==> flow/design.v <==
module axi_master_write #(
    parameter AXI_ID_WD   = 2,
    parameter AXI_DATA_WD = 32,
    parameter AXI_ADDR_WD = 32,
    parameter AXI_STRB_WD = 4
)(
    input                      M_AXI_ACLK,
    input                      M_AXI_ARESETN,    
    input                      w_cmd_valid,
    input  [AXI_ADDR_WD-1 : 0] w_cmd_addr,
    input  [AXI_ID_WD-1   : 0] w_cmd_id,
    input  [1 : 0]             w_cmd_burst,
    input  [2 : 0]             w_cmd_size,
    input  [AXI_ADDR_WD-1 : 0] w_cmd_len,
    output                     w_cmd_ready,
    output                     w_cmd_abort,
    output [AXI_ADDR_WD-1 : 0] M_AXI_AWADDR,
    output [AXI_ID_WD-1   : 0] M_AXI_AWID,
    output [1 : 0]             M_AXI_AWBURST,
    output [2 : 0]             M_AXI_AWSIZE,
    output [7 : 0]             M_AXI_AWLEN,
    output                     M_AXI_AWVALID,
    input                      M_AXI_AWREADY,
    output [AXI_DATA_WD-1 : 0] M_AXI_WDATA,
    output                     M_AXI_WLAST,
    output [AXI_STRB_WD-1 : 0] M_AXI_WSTRB,
    output                     M_AXI_WVALID,
    input                      M_AXI_WREADY,
    input  [AXI_ID_WD-1   : 0] M_AXI_BID,
    input  [1 : 0]             M_AXI_BRESP,
    input                      M_AXI_BVALID,
    output                     M_AXI_BREADY
);
localparam IW = AXI_ID_WD,
           DW = AXI_DATA_WD,
           AW = AXI_ADDR_WD,
           SW = AXI_STRB_WD;
localparam FIXED     = 2'b00,
           INCREMENT = 2'b01,
           WRAP      = 2'b10;
localparam ADDRLSB           = $clog2(DW) - 3;
localparam T_LGMAXBURST      = $clog2((4096 << 3) / DW);
localparam LGMAXBURST        = (T_LGMAXBURST < 8) ? T_LGMAXBURST : 8;
localparam LGMAX_FIXED_BURST = (T_LGMAXBURST < 4) ? T_LGMAXBURST : 4;
localparam AWT               = AW - ADDRLSB;
reg w_busy;
reg w_complete_combo;
reg pre_start;
reg start_burst_combo;
reg phantom_start;
reg [AW-1  : 0] awaddr;
reg [IW-1  : 0] awid;
reg [AWT-1 : 0] awlent;
reg [1 : 0]     awburst;
reg [2 : 0]     awsize;
reg aw_incr_burst;
reg aw_full_incr_burst;
reg aw_full_fixed_burst;
reg aw_needs_alignment;
reg            axi_awvalid;
reg [IW-1 : 0] axi_awid;
reg [AW-1 : 0] axi_awaddr;
reg [1 : 0]    axi_awburst;
reg [7 : 0]    axi_awlen;
reg [2 : 0]    axi_awsize;
reg [DW-1 : 0] axi_wdata;
reg [SW-1 : 0] axi_wstrb;
reg            axi_wlast;
reg            axi_wvalid;
reg            axi_bready;
reg [AWT-1 : 0] aw_requests_remaining;
reg [AWT-1 : 0] aw_next_remaining_combo;
reg aw_next_full_incr_burst_remaining_combo;
reg aw_none_incr_burst_remaining;
reg aw_none_incr_burst_remaining_combo;
reg aw_next_full_fixed_burst_remaining_combo;
reg aw_none_fixed_burst_remaining;
reg aw_none_fixed_burst_remaining_combo;
reg [LGMAXBURST-1 : 0] addr_align_combo;
reg [LGMAXBURST   : 0] initial_burst_len_combo;
reg [LGMAXBURST   : 0] wr_max_burst;
reg [LGMAXBURST   : 0] wr_beats_cnt;
reg axi_abort_pending;
wire w_fire     = w_cmd_valid   && w_cmd_ready;
wire awfire     = M_AXI_AWVALID && M_AXI_AWREADY;
wire wfire      = M_AXI_WVALID  && M_AXI_WREADY;
wire bfire      = M_AXI_BVALID  && M_AXI_BREADY;
wire last_wfire = M_AXI_WLAST   && wfire;
wire aw_pending = M_AXI_AWVALID && !M_AXI_AWREADY;
wire w_pending  = M_AXI_WVALID  && !M_AXI_WREADY;
always @(posedge M_AXI_ACLK) begin
    if (!M_AXI_ARESETN) begin
        w_busy <= 1'b0;
    end
    else if (w_fire) begin
        w_busy <= 1'b1;
    end
    else if (w_complete_combo) begin
        w_busy <= 1'b0;
    end
end
always @(posedge M_AXI_ACLK) begin
    if (!w_busy) begin
        pre_start <= 1'b1;
    end
    else begin
        pre_start <= 1'b0;
    end
end
always @(*) begin
    start_burst_combo = !(aw_incr_burst ? aw_none_incr_burst_remaining : aw_none_fixed_burst_remaining);
    if (!w_busy || axi_abort_pending) begin
        start_burst_combo = 1'b0;
    end
    if (axi_awvalid || pre_start) begin
        start_burst_combo = 1'b0;
    end
    if (M_AXI_WVALID && !(M_AXI_WLAST && M_AXI_WREADY)) begin
        start_burst_combo = 1'b0;
    end
end
always @(posedge M_AXI_ACLK) begin
    if (!w_busy) begin
        phantom_start <= 1'b0;
    end
    else begin
        phantom_start <= start_burst_combo;
    end
end
always @(posedge M_AXI_ACLK) begin
    if (!M_AXI_ARESETN) begin
        axi_awvalid <= 1'b0;
    end
    else if (!aw_pending) begin
        axi_awvalid <= start_burst_combo;
    end
end
always @(*) begin
    if (!w_busy) begin
        w_complete_combo = 1'b0;
    end
    else begin
        w_complete_combo = last_wfire && (aw_incr_burst ? aw_none_incr_burst_remaining : aw_none_fixed_burst_remaining);
        if (axi_abort_pending && !axi_wvalid && !axi_awvalid) begin
            w_complete_combo = 1'b1;
        end
    end
end
always @(posedge M_AXI_ACLK) begin
    if (!w_busy) begin
        axi_abort_pending <= 1'b0;
    end
    else if (bfire && M_AXI_BRESP[1]) begin
        axi_abort_pending <= 1'b1;
    end
end
always @(posedge M_AXI_ACLK) begin
    if (!M_AXI_ARESETN) begin
        awburst <= INCREMENT;
        awsize  <= 'b0;
        awlent  <= 'b0;
        awid    <= 'b0;
        awaddr  <= 'b0;
        aw_incr_burst       <= 1'b1;
        aw_full_incr_burst  <= 1'b0;
        aw_full_fixed_burst <= 1'b0; 
    end
    else if (!w_busy) begin 
        awburst <= w_cmd_burst;
        awsize  <= w_cmd_size;
        awlent  <= w_cmd_len[AW-1 : ADDRLSB];
        awid    <= w_cmd_id;
        awaddr  <= w_cmd_addr;
        aw_incr_burst       <= (w_cmd_burst == INCREMENT);
        aw_full_incr_burst  <= |w_cmd_len[AW-1 : (ADDRLSB+LGMAXBURST)];
        aw_full_fixed_burst <= |w_cmd_len[AW-1 : (ADDRLSB+LGMAX_FIXED_BURST)];
    end
end
always @(posedge M_AXI_ACLK) begin
    if (!aw_pending) begin
        axi_awburst <= awburst;
        axi_awid    <= awid;
        axi_awsize  <= awsize;
    end
end
wire [LGMAXBURST : 0] aw_align_sum = {1'b0, w_cmd_addr[(ADDRLSB+LGMAXBURST-1) : ADDRLSB]} + {1'b0, w_cmd_len[(ADDRLSB+LGMAXBURST-1) : ADDRLSB]};
always @(posedge M_AXI_ACLK) begin
    if (!w_busy) begin
        aw_needs_alignment <= 1'b0;
        if (|w_cmd_addr[(ADDRLSB+LGMAXBURST-1) : ADDRLSB]) begin
            if (|w_cmd_len[AW-1 : (LGMAXBURST+ADDRLSB)]) begin
                aw_needs_alignment <= 1'b1;
            end
            else if (aw_align_sum[LGMAXBURST]) begin
                aw_needs_alignment <= 1'b1;
            end
        end
    end
end
always @(*) begin
    addr_align_combo        = 1'b1 + (~awaddr[(ADDRLSB+LGMAXBURST-1) : ADDRLSB]);
    initial_burst_len_combo = (1 << LGMAXBURST);
    if (!aw_incr_burst) begin
        initial_burst_len_combo = (1 << LGMAX_FIXED_BURST);
        if (!aw_full_fixed_burst) begin
            initial_burst_len_combo = {1'b0, awlent[LGMAXBURST-1 : 0]};
        end
    end
    else if (aw_needs_alignment) begin
        initial_burst_len_combo = {1'b0, addr_align_combo};
    end
    else if (!aw_full_incr_burst) begin
        initial_burst_len_combo = {1'b0, awlent[LGMAXBURST-1 : 0]};
    end
end
always @(posedge M_AXI_ACLK) begin
    if (pre_start) begin
        wr_max_burst <= initial_burst_len_combo;
    end
    else if (phantom_start) begin
        if (aw_incr_burst) begin
            if (!aw_next_full_incr_burst_remaining_combo) begin
                wr_max_burst <= {1'b0, aw_next_remaining_combo[7 : 0]};
            end
            else begin
                wr_max_burst <= (1 << LGMAXBURST);
            end
        end
        else begin
            if (!aw_next_full_fixed_burst_remaining_combo) begin
                wr_max_burst <= {4'b0, aw_next_remaining_combo[3 : 0]};
            end
            else begin
                wr_max_burst <= (1 << LGMAX_FIXED_BURST);
            end
        end
    end
end
always @(posedge M_AXI_ACLK) begin
    if (!aw_pending) begin
        axi_awlen <= wr_max_burst - 1'b1;
    end
end
always @(posedge M_AXI_ACLK) begin
    if (pre_start) begin
        aw_requests_remaining         <= awlent;
        aw_none_incr_burst_remaining  <= 1'b0;
        aw_none_fixed_burst_remaining <= 1'b0;
    end
    else if (phantom_start) begin
        aw_requests_remaining         <= aw_next_remaining_combo;
        aw_none_incr_burst_remaining  <= aw_none_incr_burst_remaining_combo;
        aw_none_fixed_burst_remaining <= aw_none_fixed_burst_remaining_combo;
    end
    else if (axi_abort_pending) begin
        aw_requests_remaining         <= 'b0;
        aw_none_incr_burst_remaining  <= 1'b1;
        aw_none_fixed_burst_remaining <= 1'b1;
    end
end
always @(*) begin
    aw_next_remaining_combo                  = aw_requests_remaining - ({(LGMAXBURST+1){phantom_start}} & wr_max_burst);
    aw_next_full_incr_burst_remaining_combo  = |aw_next_remaining_combo[AWT-1 : LGMAXBURST];
    aw_next_full_fixed_burst_remaining_combo = |aw_next_remaining_combo[AWT-1 : LGMAX_FIXED_BURST];
    aw_none_incr_burst_remaining_combo       = !aw_next_full_incr_burst_remaining_combo && !(|aw_next_remaining_combo[LGMAXBURST-1 : 0]);
    aw_none_fixed_burst_remaining_combo      = !aw_next_full_fixed_burst_remaining_combo && !(|aw_next_remaining_combo[LGMAX_FIXED_BURST-1 : 0]);
end
always @(posedge M_AXI_ACLK) begin
    if (!w_busy) begin
        axi_awaddr <= w_cmd_addr;
    end
    else if (awfire) begin
        axi_awaddr[ADDRLSB-1 : 0] <= 'b0;
        if (aw_incr_burst) begin
            axi_awaddr[AW-1 : ADDRLSB] <=axi_awaddr[AW-1 : ADDRLSB] + axi_awlen + 1'b1;
        end
    end
end
always @(posedge M_AXI_ACLK) begin
    if (!M_AXI_ARESETN) begin
        axi_wvalid <= 1'b0;
    end
    else if (!w_pending) begin
        if (last_wfire) begin
            axi_wvalid <= 1'b0;
        end
        if (start_burst_combo) begin
            axi_wvalid <= 1'b1;
        end
    end
end
always @(posedge M_AXI_ACLK) begin
    if (!M_AXI_ARESETN) begin
        wr_beats_cnt  <= 'b0;
    end
    else begin
        case ({phantom_start,  wfire})
            2'b00: begin end
            2'b01: begin
                wr_beats_cnt  <= wr_beats_cnt - 1'b1;
            end
            2'b10: begin
                wr_beats_cnt  <= wr_beats_cnt + wr_max_burst;
            end
            2'b11: begin
                wr_beats_cnt  <= wr_beats_cnt + M_AXI_AWLEN;
            end
        endcase
    end
end
always @(posedge M_AXI_ACLK) begin
    if (!M_AXI_ARESETN) begin
        axi_wdata <= 'b0;
    end
    else if (wfire) begin
        axi_wdata <= axi_wdata + 1'b1;
        if (M_AXI_WLAST) begin
            axi_wdata <= 'b0;
        end
    end
end
always @(posedge M_AXI_ACLK) begin
    if (!w_busy) begin
        axi_wlast <= (awlent == 'b1);
    end
    else if (!w_pending) begin
        if (start_burst_combo) begin
            axi_wlast <= (wr_max_burst == 'b1);
        end
        else if (phantom_start) begin
            axi_wlast <= (M_AXI_AWLEN == 'b1);
        end
        else begin
            axi_wlast <= (wr_beats_cnt == 2);
        end
    end
end
always @(posedge M_AXI_ACLK) begin
    if (!w_pending) begin
        axi_wstrb <= axi_abort_pending ? 'b0 : {SW{1'b1}};
    end
end 
always @(posedge M_AXI_ACLK) begin
    if (!M_AXI_ARESETN) begin
        axi_bready <= 1'b0;
    end 
    else if (last_wfire) begin
        axi_bready <= 1'b1;
    end
    else if (bfire) begin
        axi_bready <= 1'b0;
    end
end
assign w_cmd_ready   = !w_busy && !axi_abort_pending;
assign w_cmd_abort   = axi_abort_pending;
assign M_AXI_AWVALID = axi_awvalid;
assign M_AXI_AWADDR  = axi_awaddr;
assign M_AXI_AWID    = axi_awid;
assign M_AXI_AWBURST = axi_awburst;
assign M_AXI_AWSIZE  = axi_awsize;
assign M_AXI_AWLEN   = axi_awlen;
assign M_AXI_WVALID  = axi_wvalid;
assign M_AXI_WDATA   = axi_wdata;
assign M_AXI_WSTRB   = axi_wstrb;
assign M_AXI_WLAST   = axi_wlast;
assign M_AXI_BREADY  = axi_bready;
endmodule
module axi_master_read #(
    parameter AXI_ID_WD   = 2,
    parameter AXI_DATA_WD = 32,
    parameter AXI_ADDR_WD = 32,
    parameter AXI_STRB_WD = 4
)(
    input                      M_AXI_ACLK,
    input                      M_AXI_ARESETN,    
    input                      r_cmd_valid,
    input  [AXI_ADDR_WD-1 : 0] r_cmd_addr,
    input  [AXI_ID_WD-1   : 0] r_cmd_id,
    input  [1 : 0]             r_cmd_burst,
    input  [2 : 0]             r_cmd_size,
    input  [AXI_ADDR_WD-1 : 0] r_cmd_len,
    output                     r_cmd_ready,
    output                     r_cmd_abort,
    output [AXI_ADDR_WD-1 : 0] M_AXI_ARADDR,
    output [AXI_ID_WD-1   : 0] M_AXI_ARID,
    output [1 : 0]             M_AXI_ARBURST,
    output [2 : 0]             M_AXI_ARSIZE,
    output [7 : 0]             M_AXI_ARLEN,
    output                     M_AXI_ARVALID,
    input                      M_AXI_ARREADY,
    input  [AXI_DATA_WD-1 : 0] M_AXI_RDATA,
    input                      M_AXI_RLAST,
    input  [AXI_ID_WD-1   : 0] M_AXI_RID,
    input  [1 : 0]             M_AXI_RRESP,
    input                      M_AXI_RVALID,
    output                     M_AXI_RREADY
);
localparam IW = AXI_ID_WD,
           DW = AXI_DATA_WD,
           AW = AXI_ADDR_WD,
           SW = AXI_STRB_WD;
localparam FIXED     = 2'b00,
           INCREMENT = 2'b01,
           WRAP      = 2'b10;
localparam ADDRLSB           = $clog2(DW) - 3;
localparam T_LGMAXBURST      = $clog2((4096 << 3) / DW);
localparam LGMAXBURST        = (T_LGMAXBURST < 8) ? T_LGMAXBURST : 8;
localparam LGMAX_FIXED_BURST = (T_LGMAXBURST < 4) ? T_LGMAXBURST : 4;
localparam AWT               = AW - ADDRLSB;
reg r_busy;
reg r_complete_combo;
reg pre_start;
reg start_burst_combo;
reg phantom_start;
reg [AW-1  : 0] araddr;
reg [IW-1  : 0] arid;
reg [AWT-1 : 0] arlent;
reg [1 : 0]     arburst;
reg [2 : 0]     arsize;
reg ar_incr_burst;
reg ar_full_incr_burst;
reg ar_full_fixed_burst;
reg ar_needs_alignment;
reg            axi_arvalid;
reg [IW-1 : 0] axi_arid;
reg [AW-1 : 0] axi_araddr;
reg [1 : 0]    axi_arburst;
reg [7 : 0]    axi_arlen;
reg [2 : 0]    axi_arsize;
reg            axi_rready;
reg [AWT-1 : 0] ar_requests_remaining;
reg [AWT-1 : 0] ar_next_remaining_combo;
reg ar_next_full_incr_burst_remaining_combo;
reg ar_none_incr_burst_remaining;
reg ar_none_incr_burst_remaining_combo;
reg ar_next_full_fixed_burst_remaining_combo;
reg ar_none_fixed_burst_remaining;
reg ar_none_fixed_burst_remaining_combo;
reg [LGMAXBURST-1 : 0] addr_align_combo;
reg [LGMAXBURST   : 0] initial_burst_len_combo;
reg [LGMAXBURST   : 0] rd_max_burst;
reg [9 : 0] ar_burst_outstanding;
reg         ar_last_outstanding;
reg axi_abort_pending;
wire r_fire     = r_cmd_valid   && r_cmd_ready;
wire arfire     = M_AXI_ARVALID && M_AXI_ARREADY;
wire rfire      = M_AXI_RVALID  && M_AXI_RREADY;
wire last_rfire = M_AXI_RLAST   && rfire;
wire ar_pending = M_AXI_ARVALID && !M_AXI_ARREADY;
always @(posedge M_AXI_ACLK) begin
    if (!M_AXI_ARESETN) begin
        r_busy <= 1'b0;
    end
    else if (r_fire) begin
        r_busy <= 1'b1;
    end
    else if (r_complete_combo) begin
        r_busy <= 1'b0;
    end
end
always @(posedge M_AXI_ACLK) begin
    if (!r_busy) begin
        pre_start <= 1'b1;
    end
    else begin
        pre_start <= 1'b0;
    end
end
always @(*) begin
    start_burst_combo = !(ar_incr_burst ? ar_none_incr_burst_remaining : ar_none_fixed_burst_remaining);
    if (!r_busy || axi_abort_pending) begin
        start_burst_combo = 1'b0;
    end
    if (axi_arvalid || pre_start) begin
        start_burst_combo = 1'b0;
    end
end
always @(posedge M_AXI_ACLK) begin
    if (!r_busy) begin
        phantom_start <= 1'b0;
    end
    else begin
        phantom_start <= start_burst_combo;
    end
end
always @(posedge M_AXI_ACLK) begin
    if (!M_AXI_ARESETN) begin
        axi_arvalid <= 1'b0;
    end
    else if (!ar_pending) begin
        axi_arvalid <= start_burst_combo;
    end
end
always @(*) begin
    if (!r_busy) begin
        r_complete_combo = 1'b0;
    end
    else begin
        r_complete_combo = !pre_start && !phantom_start
                        && (ar_incr_burst ? ar_none_incr_burst_remaining : ar_none_fixed_burst_remaining)
                        && ((ar_burst_outstanding == 'b0) || (last_rfire && ar_last_outstanding));
    end
end
always @(posedge M_AXI_ACLK) begin
    if (!M_AXI_ARESETN) begin
        ar_burst_outstanding <= 'b0;
        ar_last_outstanding  <= 1'b0;
    end
    else begin
        if (phantom_start && !last_rfire) begin
            ar_burst_outstanding <= ar_burst_outstanding + 1'b1;
            ar_last_outstanding  <= (ar_burst_outstanding == 1'b0);
        end
        if (last_rfire && !phantom_start) begin
            ar_burst_outstanding <= ar_burst_outstanding - 1'b1;
            ar_last_outstanding  <= (ar_burst_outstanding == 'd2);
        end
    end
end
always @(posedge M_AXI_ACLK) begin
    if (!r_busy) begin
        axi_abort_pending <= 1'b0;
    end
    else if (rfire && M_AXI_RRESP[1]) begin
        axi_abort_pending <= 1'b1;
    end
end
always @(posedge M_AXI_ACLK) begin
    if (!M_AXI_ARESETN) begin
        arburst <= INCREMENT;
        arsize  <= 'b0;
        arlent  <= 'b0;
        arid    <= 'b0;
        araddr  <= 'b0;
        ar_incr_burst       <= 1'b1;
        ar_full_incr_burst  <= 1'b0;
        ar_full_fixed_burst <= 1'b0; 
    end
    else if (!r_busy) begin 
        arburst <= r_cmd_burst;
        arsize  <= r_cmd_size;
        arlent  <= r_cmd_len[AW-1 : ADDRLSB];
        arid    <= r_cmd_id;
        araddr  <= r_cmd_addr;
        ar_incr_burst       <= (r_cmd_burst == INCREMENT);
        ar_full_incr_burst  <= |r_cmd_len[AW-1 : (ADDRLSB+LGMAXBURST)];
        ar_full_fixed_burst <= |r_cmd_len[AW-1 : (ADDRLSB+LGMAX_FIXED_BURST)];
    end
end
always @(posedge M_AXI_ACLK) begin
    if (!ar_pending) begin
        axi_arburst <= arburst;
        axi_arid    <= arid;
        axi_arsize  <= arsize;
    end
end
wire [LGMAXBURST : 0] ar_align_sum = {1'b0, r_cmd_addr[(ADDRLSB+LGMAXBURST-1) : ADDRLSB]} + {1'b0, r_cmd_len[(ADDRLSB+LGMAXBURST-1) : ADDRLSB]};
always @(posedge M_AXI_ACLK) begin
    if (!r_busy) begin
        ar_needs_alignment <= 1'b0;
        if (|r_cmd_addr[(ADDRLSB+LGMAXBURST-1) : ADDRLSB]) begin
            if (|r_cmd_len[AW-1 : (LGMAXBURST+ADDRLSB)]) begin
                ar_needs_alignment <= 1'b1;
            end
            else if (ar_align_sum[LGMAXBURST]) begin
                ar_needs_alignment <= 1'b1;
            end
        end
    end
end
always @(*) begin
    addr_align_combo        = 1'b1 + (~araddr[(ADDRLSB+LGMAXBURST-1) : ADDRLSB]);
    initial_burst_len_combo = (1 << LGMAXBURST);
    if (!ar_incr_burst) begin
        initial_burst_len_combo = (1 << LGMAX_FIXED_BURST);
        if (!ar_full_fixed_burst) begin
            initial_burst_len_combo = {1'b0, arlent[LGMAXBURST-1 : 0]};
        end
    end
    else if (ar_needs_alignment) begin
        initial_burst_len_combo = {1'b0, addr_align_combo};
    end
    else if (!ar_full_incr_burst) begin
        initial_burst_len_combo = {1'b0, arlent[LGMAXBURST-1 : 0]};
    end
end
always @(posedge M_AXI_ACLK) begin
    if (pre_start) begin
        rd_max_burst <= initial_burst_len_combo;
    end
    else if (phantom_start) begin
        if (ar_incr_burst) begin
            if (!ar_next_full_incr_burst_remaining_combo) begin
                rd_max_burst <= {1'b0, ar_next_remaining_combo[7 : 0]};
            end
            else begin
                rd_max_burst <= (1 << LGMAXBURST);
            end
        end
        else begin
            if (!ar_next_full_fixed_burst_remaining_combo) begin
                rd_max_burst <= {4'b0, ar_next_remaining_combo[3 : 0]};
            end
            else begin
                rd_max_burst <= (1 << LGMAX_FIXED_BURST);
            end
        end
    end
end
always @(posedge M_AXI_ACLK) begin
    if (!ar_pending) begin
        axi_arlen <= rd_max_burst - 1'b1;
    end
end
always @(posedge M_AXI_ACLK) begin
    if (pre_start) begin
        ar_requests_remaining         <= arlent;
        ar_none_incr_burst_remaining  <= 1'b0;
        ar_none_fixed_burst_remaining <= 1'b0;
    end
    else if (phantom_start) begin
        ar_requests_remaining         <= ar_next_remaining_combo;
        ar_none_incr_burst_remaining  <= ar_none_incr_burst_remaining_combo;
        ar_none_fixed_burst_remaining <= ar_none_fixed_burst_remaining_combo;
    end
    else if (axi_abort_pending) begin
        ar_requests_remaining         <= 'b0;
        ar_none_incr_burst_remaining  <= 1'b1;
        ar_none_fixed_burst_remaining <= 1'b1;
    end
end
always @(*) begin
    ar_next_remaining_combo                  = ar_requests_remaining - ({(LGMAXBURST+1){phantom_start}} & rd_max_burst);
    ar_next_full_incr_burst_remaining_combo  = |ar_next_remaining_combo[AWT-1 : LGMAXBURST];
    ar_next_full_fixed_burst_remaining_combo = |ar_next_remaining_combo[AWT-1 : LGMAX_FIXED_BURST];
    ar_none_incr_burst_remaining_combo       = !ar_next_full_incr_burst_remaining_combo && !(|ar_next_remaining_combo[LGMAXBURST-1 : 0]);
    ar_none_fixed_burst_remaining_combo      = !ar_next_full_fixed_burst_remaining_combo && !(|ar_next_remaining_combo[LGMAX_FIXED_BURST-1 : 0]);
end
always @(posedge M_AXI_ACLK) begin
    if (!r_busy) begin
        axi_araddr <= r_cmd_addr;
    end
    else if (arfire) begin
        axi_araddr[ADDRLSB-1 : 0] <= 'b0;
        if (ar_incr_burst) begin
            axi_araddr[AW-1 : ADDRLSB] <=axi_araddr[AW-1 : ADDRLSB] + axi_arlen + 1'b1;
        end
    end
end
always @(posedge M_AXI_ACLK) begin
    if (!M_AXI_ARESETN) begin
        axi_rready <= 1'b0;
    end 
    else if (arfire) begin
        axi_rready <= 1'b1;
    end
    else if (r_complete_combo) begin
        axi_rready <= 1'b0;
    end
end
assign r_cmd_ready   = !r_busy && !axi_abort_pending;
assign r_cmd_abort   = axi_abort_pending;
assign M_AXI_ARVALID = axi_arvalid;
assign M_AXI_ARADDR  = axi_araddr;
assign M_AXI_ARID    = axi_arid;
assign M_AXI_ARBURST = axi_arburst;
assign M_AXI_ARSIZE  = axi_arsize;
assign M_AXI_ARLEN   = axi_arlen;
assign M_AXI_RREADY  = axi_rready;
endmodule
module DMAC #(
    parameter AXI_ID_WD   = 2,
    parameter AXI_DATA_WD = 32,
    parameter AXI_ADDR_WD = 32,
    parameter AXI_STRB_WD = 4
)(
    input                      AXI_ACLK,
    input                      AXI_ARESETN,    
    input                      cmd_valid,
    input  [AXI_ADDR_WD-1 : 0] cmd_addr,
    input  [AXI_ID_WD-1   : 0] cmd_id,
    input  [1 : 0]             cmd_burst,
    input  [2 : 0]             cmd_size,
    input  [AXI_ADDR_WD-1 : 0] cmd_len,
    output                     cmd_ready,
    output                     cmd_abort,
    output [AXI_ADDR_WD-1 : 0] AXI_AWADDR,
    output [AXI_ID_WD-1   : 0] AXI_AWID,
    output [1 : 0]             AXI_AWBURST,
    output [2 : 0]             AXI_AWSIZE,
    output [7 : 0]             AXI_AWLEN,
    output                     AXI_AWVALID,
    input                      AXI_AWREADY,
    output [AXI_DATA_WD-1 : 0] AXI_WDATA,
    output [AXI_STRB_WD-1 : 0] AXI_WSTRB,
    output                     AXI_WLAST,
    output                     AXI_WVALID,
    input                      AXI_WREADY,
    input  [AXI_ID_WD-1   : 0] AXI_BID,
    input  [1 : 0]             AXI_BRESP,
    input                      AXI_BVALID,
    output                     AXI_BREADY,
    output [AXI_ADDR_WD-1 : 0] AXI_ARADDR,
    output [AXI_ID_WD-1   : 0] AXI_ARID,
    output [1 : 0]             AXI_ARBURST,
    output [2 : 0]             AXI_ARSIZE,
    output [7 : 0]             AXI_ARLEN,
    output                     AXI_ARVALID,
    input                      AXI_ARREADY,
    input  [AXI_DATA_WD-1 : 0] AXI_RDATA,
    input                      AXI_RLAST,
    input  [AXI_ID_WD-1   : 0] AXI_RID,
    input  [1 : 0]             AXI_RRESP,
    input                      AXI_RVALID,
    output                     AXI_RREADY
);
wire w_cmd_ready, r_cmd_ready;
wire w_cmd_abort, r_cmd_abort;
assign cmd_ready = w_cmd_ready && r_cmd_ready;
assign cmd_abort = w_cmd_abort || r_cmd_abort;
wire cmd_valid_both = cmd_valid && cmd_ready;
axi_master_write #(
    .AXI_ID_WD(AXI_ID_WD),
    .AXI_DATA_WD(AXI_DATA_WD),
    .AXI_ADDR_WD(AXI_ADDR_WD),
    .AXI_STRB_WD(AXI_STRB_WD)
) axi_master_write(
    .M_AXI_ACLK(AXI_ACLK),
    .M_AXI_ARESETN(AXI_ARESETN),    
    .w_cmd_valid(cmd_valid_both),
    .w_cmd_addr(cmd_addr),
    .w_cmd_id(cmd_id),
    .w_cmd_burst(cmd_burst),
    .w_cmd_size(cmd_size),
    .w_cmd_len(cmd_len),
    .w_cmd_ready(w_cmd_ready),
    .w_cmd_abort(w_cmd_abort),
    .M_AXI_AWADDR(AXI_AWADDR),
    .M_AXI_AWID(AXI_AWID),
    .M_AXI_AWBURST(AXI_AWBURST),
    .M_AXI_AWSIZE(AXI_AWSIZE),
    .M_AXI_AWLEN(AXI_AWLEN),
    .M_AXI_AWVALID(AXI_AWVALID),
    .M_AXI_AWREADY(AXI_AWREADY),
    .M_AXI_WDATA(AXI_WDATA),
    .M_AXI_WLAST(AXI_WLAST),
    .M_AXI_WSTRB(AXI_WSTRB),
    .M_AXI_WVALID(AXI_WVALID),
    .M_AXI_WREADY(AXI_WREADY),
    .M_AXI_BID(AXI_BID),
    .M_AXI_BRESP(AXI_BRESP),
    .M_AXI_BVALID(AXI_BVALID),
    .M_AXI_BREADY(AXI_BREADY)
);
axi_master_read #(
    .AXI_ID_WD(AXI_ID_WD),
    .AXI_DATA_WD(AXI_DATA_WD),
    .AXI_ADDR_WD(AXI_ADDR_WD),
    .AXI_STRB_WD(AXI_STRB_WD)
) axi_master_read(
    .M_AXI_ACLK(AXI_ACLK),
    .M_AXI_ARESETN(AXI_ARESETN),    
    .r_cmd_valid(cmd_valid_both),
    .r_cmd_addr(cmd_addr),
    .r_cmd_id(cmd_id),
    .r_cmd_burst(cmd_burst),
    .r_cmd_size(cmd_size),
    .r_cmd_len(cmd_len),
    .r_cmd_ready(r_cmd_ready),
    .r_cmd_abort(r_cmd_abort),
    .M_AXI_ARADDR(AXI_ARADDR),
    .M_AXI_ARID(AXI_ARID),
    .M_AXI_ARBURST(AXI_ARBURST),
    .M_AXI_ARSIZE(AXI_ARSIZE),
    .M_AXI_ARLEN(AXI_ARLEN),
    .M_AXI_ARVALID(AXI_ARVALID),
    .M_AXI_ARREADY(AXI_ARREADY),
    .M_AXI_RDATA(AXI_RDATA),
    .M_AXI_RLAST(AXI_RLAST),
    .M_AXI_RVALID(AXI_RVALID),
    .M_AXI_RREADY(AXI_RREADY),
    .M_AXI_RID(AXI_RID),
    .M_AXI_RRESP(AXI_RRESP)
);
endmodule
Reports on DMAC
Tool output for the design above, in the order of the flow.
Line numbers count from 1 in the design file above.
Library cell names are shortened.
The mark -- stands for no value.
Set-up
  top: DMAC
  clock port: AXI_ACLK
  standard-cell library: sky130hd
  timing corner: tt_025C_1v80

Word-level counts
Counts by Yosys on the flattened word-level netlist (proc, flatten, opt, wreduce; memories kept). Register bits leave out memories and registers merged into their read ports (data or address). Print and check cells are left out. Cells with the same type and inputs are merged into one.
Bit counts
  input bits: 120
  bits in latches: 0
  word-level cells: 258
  RAM bits: 0
  memories kept: 0
  bits in registers: 348
  memory bits (read-only): 0
  word width x clocked read ports: 0
  output and inout port bits: 138
Cells by class
  bitwise logic cells: 5
  reduce/logical cells: 90
  equal/unequal tests: 14
  div/mod/pow operators: 0
  $add $sub $neg: 17
  order comparisons: 0
  multiplexer cells: 75
  shifts and indexed selects: 0
  $mul: 0
Operators with widths (count)
  30-bit two-way mux: 12
  9-bit two-way mux: 14
  26-bit OR reduction: 3
  22-bit OR reduction: 3
  30-bit by 1-bit adder with 30-bit output with constant B: 2
  30-bit subtractor: 2
  30-bit by 8-bit adder with 30-bit output: 2
  1-bit two-way mux: 36
  1-bit logical AND: 33
  32-bit by 1-bit adder with 32-bit output with constant B: 1
  32-bit two-way mux: 1
  30-bit by 1-bit == test with 1-bit output with constant B: 1
  9-bit parallel mux with 3-bit select: 1
  8-bit OR reduction: 3
  1-bit logical NOT: 23
  2-bit nonzero test: 10
  10-bit two-way mux: 2
  9-bit bitwise AND: 2
  1-bit by 8-bit adder with 8-bit output with constant A: 2
  8-bit by 1-bit subtractor with 8-bit output with constant B: 2
  8-bit NOT: 2
  8-bit two-way mux: 2
  10-bit by 1-bit adder with 10-bit output with constant B: 1
  10-bit by 1-bit subtractor with 10-bit output with constant B: 1
  10-bit by 2-bit == test with 1-bit output with constant B: 1
  10-bit logical NOT: 1
  2-bit != test with constant B: 5
  5-bit two-way mux: 2
Not listed: further kinds 16, cells in them 31.

Longest topological paths
Depth = most cells in a row (Yosys ltp): at word level without a register or memory, in the mapped netlist without a sequential cell, where the memories' decode and read muxes count.
Depth
  word-level depth: 8
  ABC_AREA: 0
  mapped depth: 16

Netlist
The flow's flattened synthesis, as Yosys stat reports it; memories are mapped. The netlist is that of the ABC_AREA named above (0 if unset); the other value can give another one.
Mapped netlist
  chip area (Yosys): 0.0181587 mm²
  area of sequential cells: 0.0085882 mm²
  flip-flops: 341
  buffers: 75
  cell count: 1865
Cells by type
  edfxtp_1: count 176, area in all 5.29E+03 µm²
  dfxtp_1: count 165, area in all 3.3E+03 µm²
  mux2i_1: count 86, area in all 860.826 µm²
  ha_1: count 64, area in all 800.768 µm²
  nand2_1: count 207, area in all 776.995 µm²
  xnor2_1: count 84, area in all 735.706 µm²
  xor2_1: count 83, area in all 726.947 µm²
  nor2b_1: count 100, area in all 625.6 µm²
  nor2_1: count 142, area in all 533.011 µm²
  o21ai_0: count 102, area in all 510.49 µm²
  a21oi_1: count 91, area in all 455.437 µm²
  nand3_1: count 51, area in all 255.245 µm²
  inv_1: count 61, area in all 228.97 µm²
  a21boi_0: count 30, area in all 225.216 µm²
  clkbuf_1: count 60, area in all 225.216 µm²
  nor4_1: count 33, area in all 206.448 µm²
  nor3_1: count 38, area in all 190.182 µm²
  and2_1: count 25, area in all 156.4 µm²
Other cell types: 53; their cells: 267.
The figures by module come from a second, unflattened synthesis with its own total; it is not the netlist above.
Second synthesis, totals
  cells (unflattened synthesis): 2026
  area total of the unflattened synthesis: 0.0193035 mm²
Rows give one instance, submodules left out.
Modules
  axi_master_write: seq. area 0.0046344 mm², area 0.0103987 mm², cells 1105, instances 1
  axi_master_read: seq. area 0.0039538 mm², area 0.008886 mm², cells 918, instances 1
  DMAC: seq. area 0 mm², area 0.0000188 mm², cells 3, instances 1

Worst setup path after synthesis
Path of least setup slack by OpenSTA after synthesis, without wires, with an ideal clock, recovery checks aside; 20% of the period is set as input and as output delay. Where synthesis merged equal registers, the netlist keeps one of their names.
Timing path post-synthesis
  path kind: input port to flip-flop
  start: in AXI_WREADY
  end: reg axi_master_write.wr_beats_cnt[8]
  input delay: 1300 ps
  driving pins on the path: 15
  slack: 2072 ps
  setup time: 115 ps
  delay of the path: 3128 ps
  clock period: 6500 ps
  arrival: 4313 ps
  period reached after synthesis: 4428 ps
"delay of the path" = arrival - input delay + setup time.
"driving pins on the path": output pins that drive a net of the path, with the launching flip-flop's if there is one; two outputs of one cell count as two.
"period reached after synthesis" = period - worst setup slack (recovery checks aside). The figure is calculated, with input and output delays left at 20% of the set period.
The rows between start and end are the longest chain of elaborated cells between them; the timing report does not say that the signal goes this way. Where chains are equally long, one stands for them.
A line is the first line of the expression or statement that the cell stems from. Yosys adds cells for indexed reads and writes and turns some case tables into memories.
A register here has more assigning lines than the two given.
On the way, post-synthesis
  cell sequence: and2_1 -> clkbuf_1 -> clkbuf_1 -> o211ai_1 -> ha_1 -> fa_1 -> a21o_1 -> a21oi_1 -> nor2b_1 -> o21a_1 -> o41ai_1 -> a211oi_1 -> a311oi_1 -> xnor2_1 -> and2_1
  length of the longest elaborated chain: 3
  elaborated cells on any way between the ends: 6
  RTL lines with such cells: 2
  classes of those cells: eq/ne (3); mux (1); reduce/logical (2)
RTL lines, path post-synthesis
  start: declaration: RTL line 698  | input                      AXI_WREADY,
  1-bit logical AND: RTL line 86  | wire wfire      = M_AXI_WVALID  && M_AXI_WREADY;
  2-bit == test: RTL line 297  | case ({phantom_start,  wfire})
  9-bit parallel mux with 3-bit select: RTL line 297
  end: assignment: RTL line 300  | wr_beats_cnt  <= wr_beats_cnt - 1'b1;
  end: assignment: RTL line 303  | wr_beats_cnt  <= wr_beats_cnt + wr_max_burst;
  end: declaration: RTL line 82  | reg [LGMAXBURST   : 0] wr_beats_cnt;

Worst path after layout
Path of least setup slack in the final report of run 1 (OpenROAD, finished layout, wires in). Where an end is a register, its clock arrival counts in the times.
The path's times are printed in steps of 10 ps; the period is the one set.
Timing path after layout
  path kind: flip-flop to flip-flop
  start: reg axi_master_write.wr_max_burst[8]
  end: reg axi_master_write.wr_max_burst[0]
  driving pins on the path: 13
  slack: 60 ps
  setup time: 150 ps
  clock period: 3660 ps
  arrival: 4000 ps
The rows between start and end are the longest chain of elaborated cells between them; the timing report does not say that the signal goes this way. Where chains are equally long, one stands for them.
A register here has more assigning lines than the two given.
On the way, after layout
  cell sequence: edfxtp_1 -> nand2_2 -> ha_2 -> or3_4 -> or4b_4 -> or2_4 -> buf_4 -> o41ai_4 -> o2111ai_2 -> a2111oi_4 -> buf_6 -> o211ai_4 -> o22ai_1
  length of the longest elaborated chain: 7
  elaborated cells on any way between the ends: 9
  RTL lines with such cells: 8
  classes of those cells: add/sub (1); mux (5); logic (1); reduce/logical (2)
RTL lines, path after layout
  start: declaration: RTL line 81  | reg [LGMAXBURST   : 0] wr_max_burst;
  start: assignment: RTL line 218  | wr_max_burst <= initial_burst_len_combo;
  start: assignment: RTL line 223  | wr_max_burst <= {1'b0, aw_next_remaining_combo[7 : 0]};
  9-bit bitwise AND: RTL line 262  | aw_next_remaining_combo                  = aw_requests_remaining - ({(LGMAXBURST+1){phantom_start}} & wr_max_b ...
  30-bit subtractor: RTL line 262
  26-bit OR reduction: RTL line 264  | aw_next_full_fixed_burst_remaining_combo = |aw_next_remaining_combo[AWT-1 : LGMAX_FIXED_BURST];
  5-bit two-way mux: RTL line 230  | if (!aw_next_full_fixed_burst_remaining_combo) begin
  9-bit two-way mux: RTL line 221  | if (aw_incr_burst) begin
  9-bit two-way mux: RTL line 220  | else if (phantom_start) begin
  9-bit two-way mux: RTL line 217  | if (pre_start) begin
  end: assignment: RTL line 218
  end: assignment: RTL line 223
  end: declaration: RTL line 81

FLOW RESULTS
============

Flow measurements of DMAC on sky130hd: 3 stored runs with different settings, listed in no order. Input and output delays are each 20% of the period that was set; the output load is 0.01 pF.
"clock period reached" is the run's clock period less its worst setup slack. It is reckoned from that one timing run; input and output delays stay at 20% of the period that was set.
"critical setup path time" = time allowed to the worst setup path (clock period - input delay - output delay, where it has them) - its slack; a late launch clock adds to it, a late capture clock takes from it.
"critical setup path time" is known to 10 ps.

==> run 1: settings <==
{ "ABC_AREA": 0, "CAP_MARGIN": 0, "CELL_PAD_IN_SITES_DETAIL_PLACEMENT": 1, "CELL_PAD_IN_SITES_GLOBAL_PLACEMENT": 1, "CORE_MARGIN": 10, "CORE_UTILIZATION": 26, "CTS_CLUSTER_DIAMETER": 381, "CTS_CLUSTER_SIZE": 58, "GPL_ROUTABILITY_DRIVEN": 0, "MAX_ROUTING_LAYER": "met4", "MIN_ROUTING_LAYER": "met1", "PLACE_DENSITY": 0.92, "TNS_END_PERCENT": 80, "period_ns": 3.66, "SLEW_MARGIN": 20 }
==> run 1: results <==
Yosys chip area after synthesis: 0.0181587 mm²
full die area: 0.0808123 mm²
standard-cell area of the final layout: 0.0221938 mm²
utilization of the finished layout: 32.2%
worst setup slack after layout: 63 ps
setup TNS: 0 ps
worst hold slack in the final report: 463 ps
clock period reached: 3597 ps
critical setup path time: 3600 ps
critical path kind: flip-flop to flip-flop

==> run 2: settings <==
{ "CORE_UTILIZATION": 72, "period_ns": 4.73, "CAP_MARGIN": 20, "CORE_MARGIN": 2, "SLEW_MARGIN": 20 }
==> run 2: results <==
Yosys chip area after synthesis: 0.0181587 mm²
full die area: 0.0265071 mm²
standard-cell area of the final layout: 0.0218172 mm²
utilization of the finished layout: 87.4%
worst setup slack after layout: 447 ps
setup TNS: 0 ps
worst hold slack in the final report: 433 ps
clock period reached: 4283 ps
critical setup path time: 4280 ps
critical path kind: flip-flop to flip-flop

==> run 3: settings <==
{ "CELL_PAD_IN_SITES_DETAIL_PLACEMENT": 0, "CORE_UTILIZATION": 62, "CTS_CLUSTER_DIAMETER": 70, "CTS_CLUSTER_SIZE": 62, "PLACE_DENSITY_LB_ADDON": 0.29, "SLEW_MARGIN": 20, "period_ns": 3.97, "CAP_MARGIN": 20, "CORE_MARGIN": 2 }
==> run 3: results <==
Yosys chip area after synthesis: 0.0181587 mm²
full die area: 0.0306723 mm²
standard-cell area of the final layout: 0.0215757 mm²
utilization of the finished layout: 75.0%
worst setup slack after layout: 272 ps
setup TNS: 0 ps
worst hold slack in the final report: 446 ps
clock period reached: 3698 ps
critical setup path time: 3700 ps
critical path kind: flip-flop to flip-flop
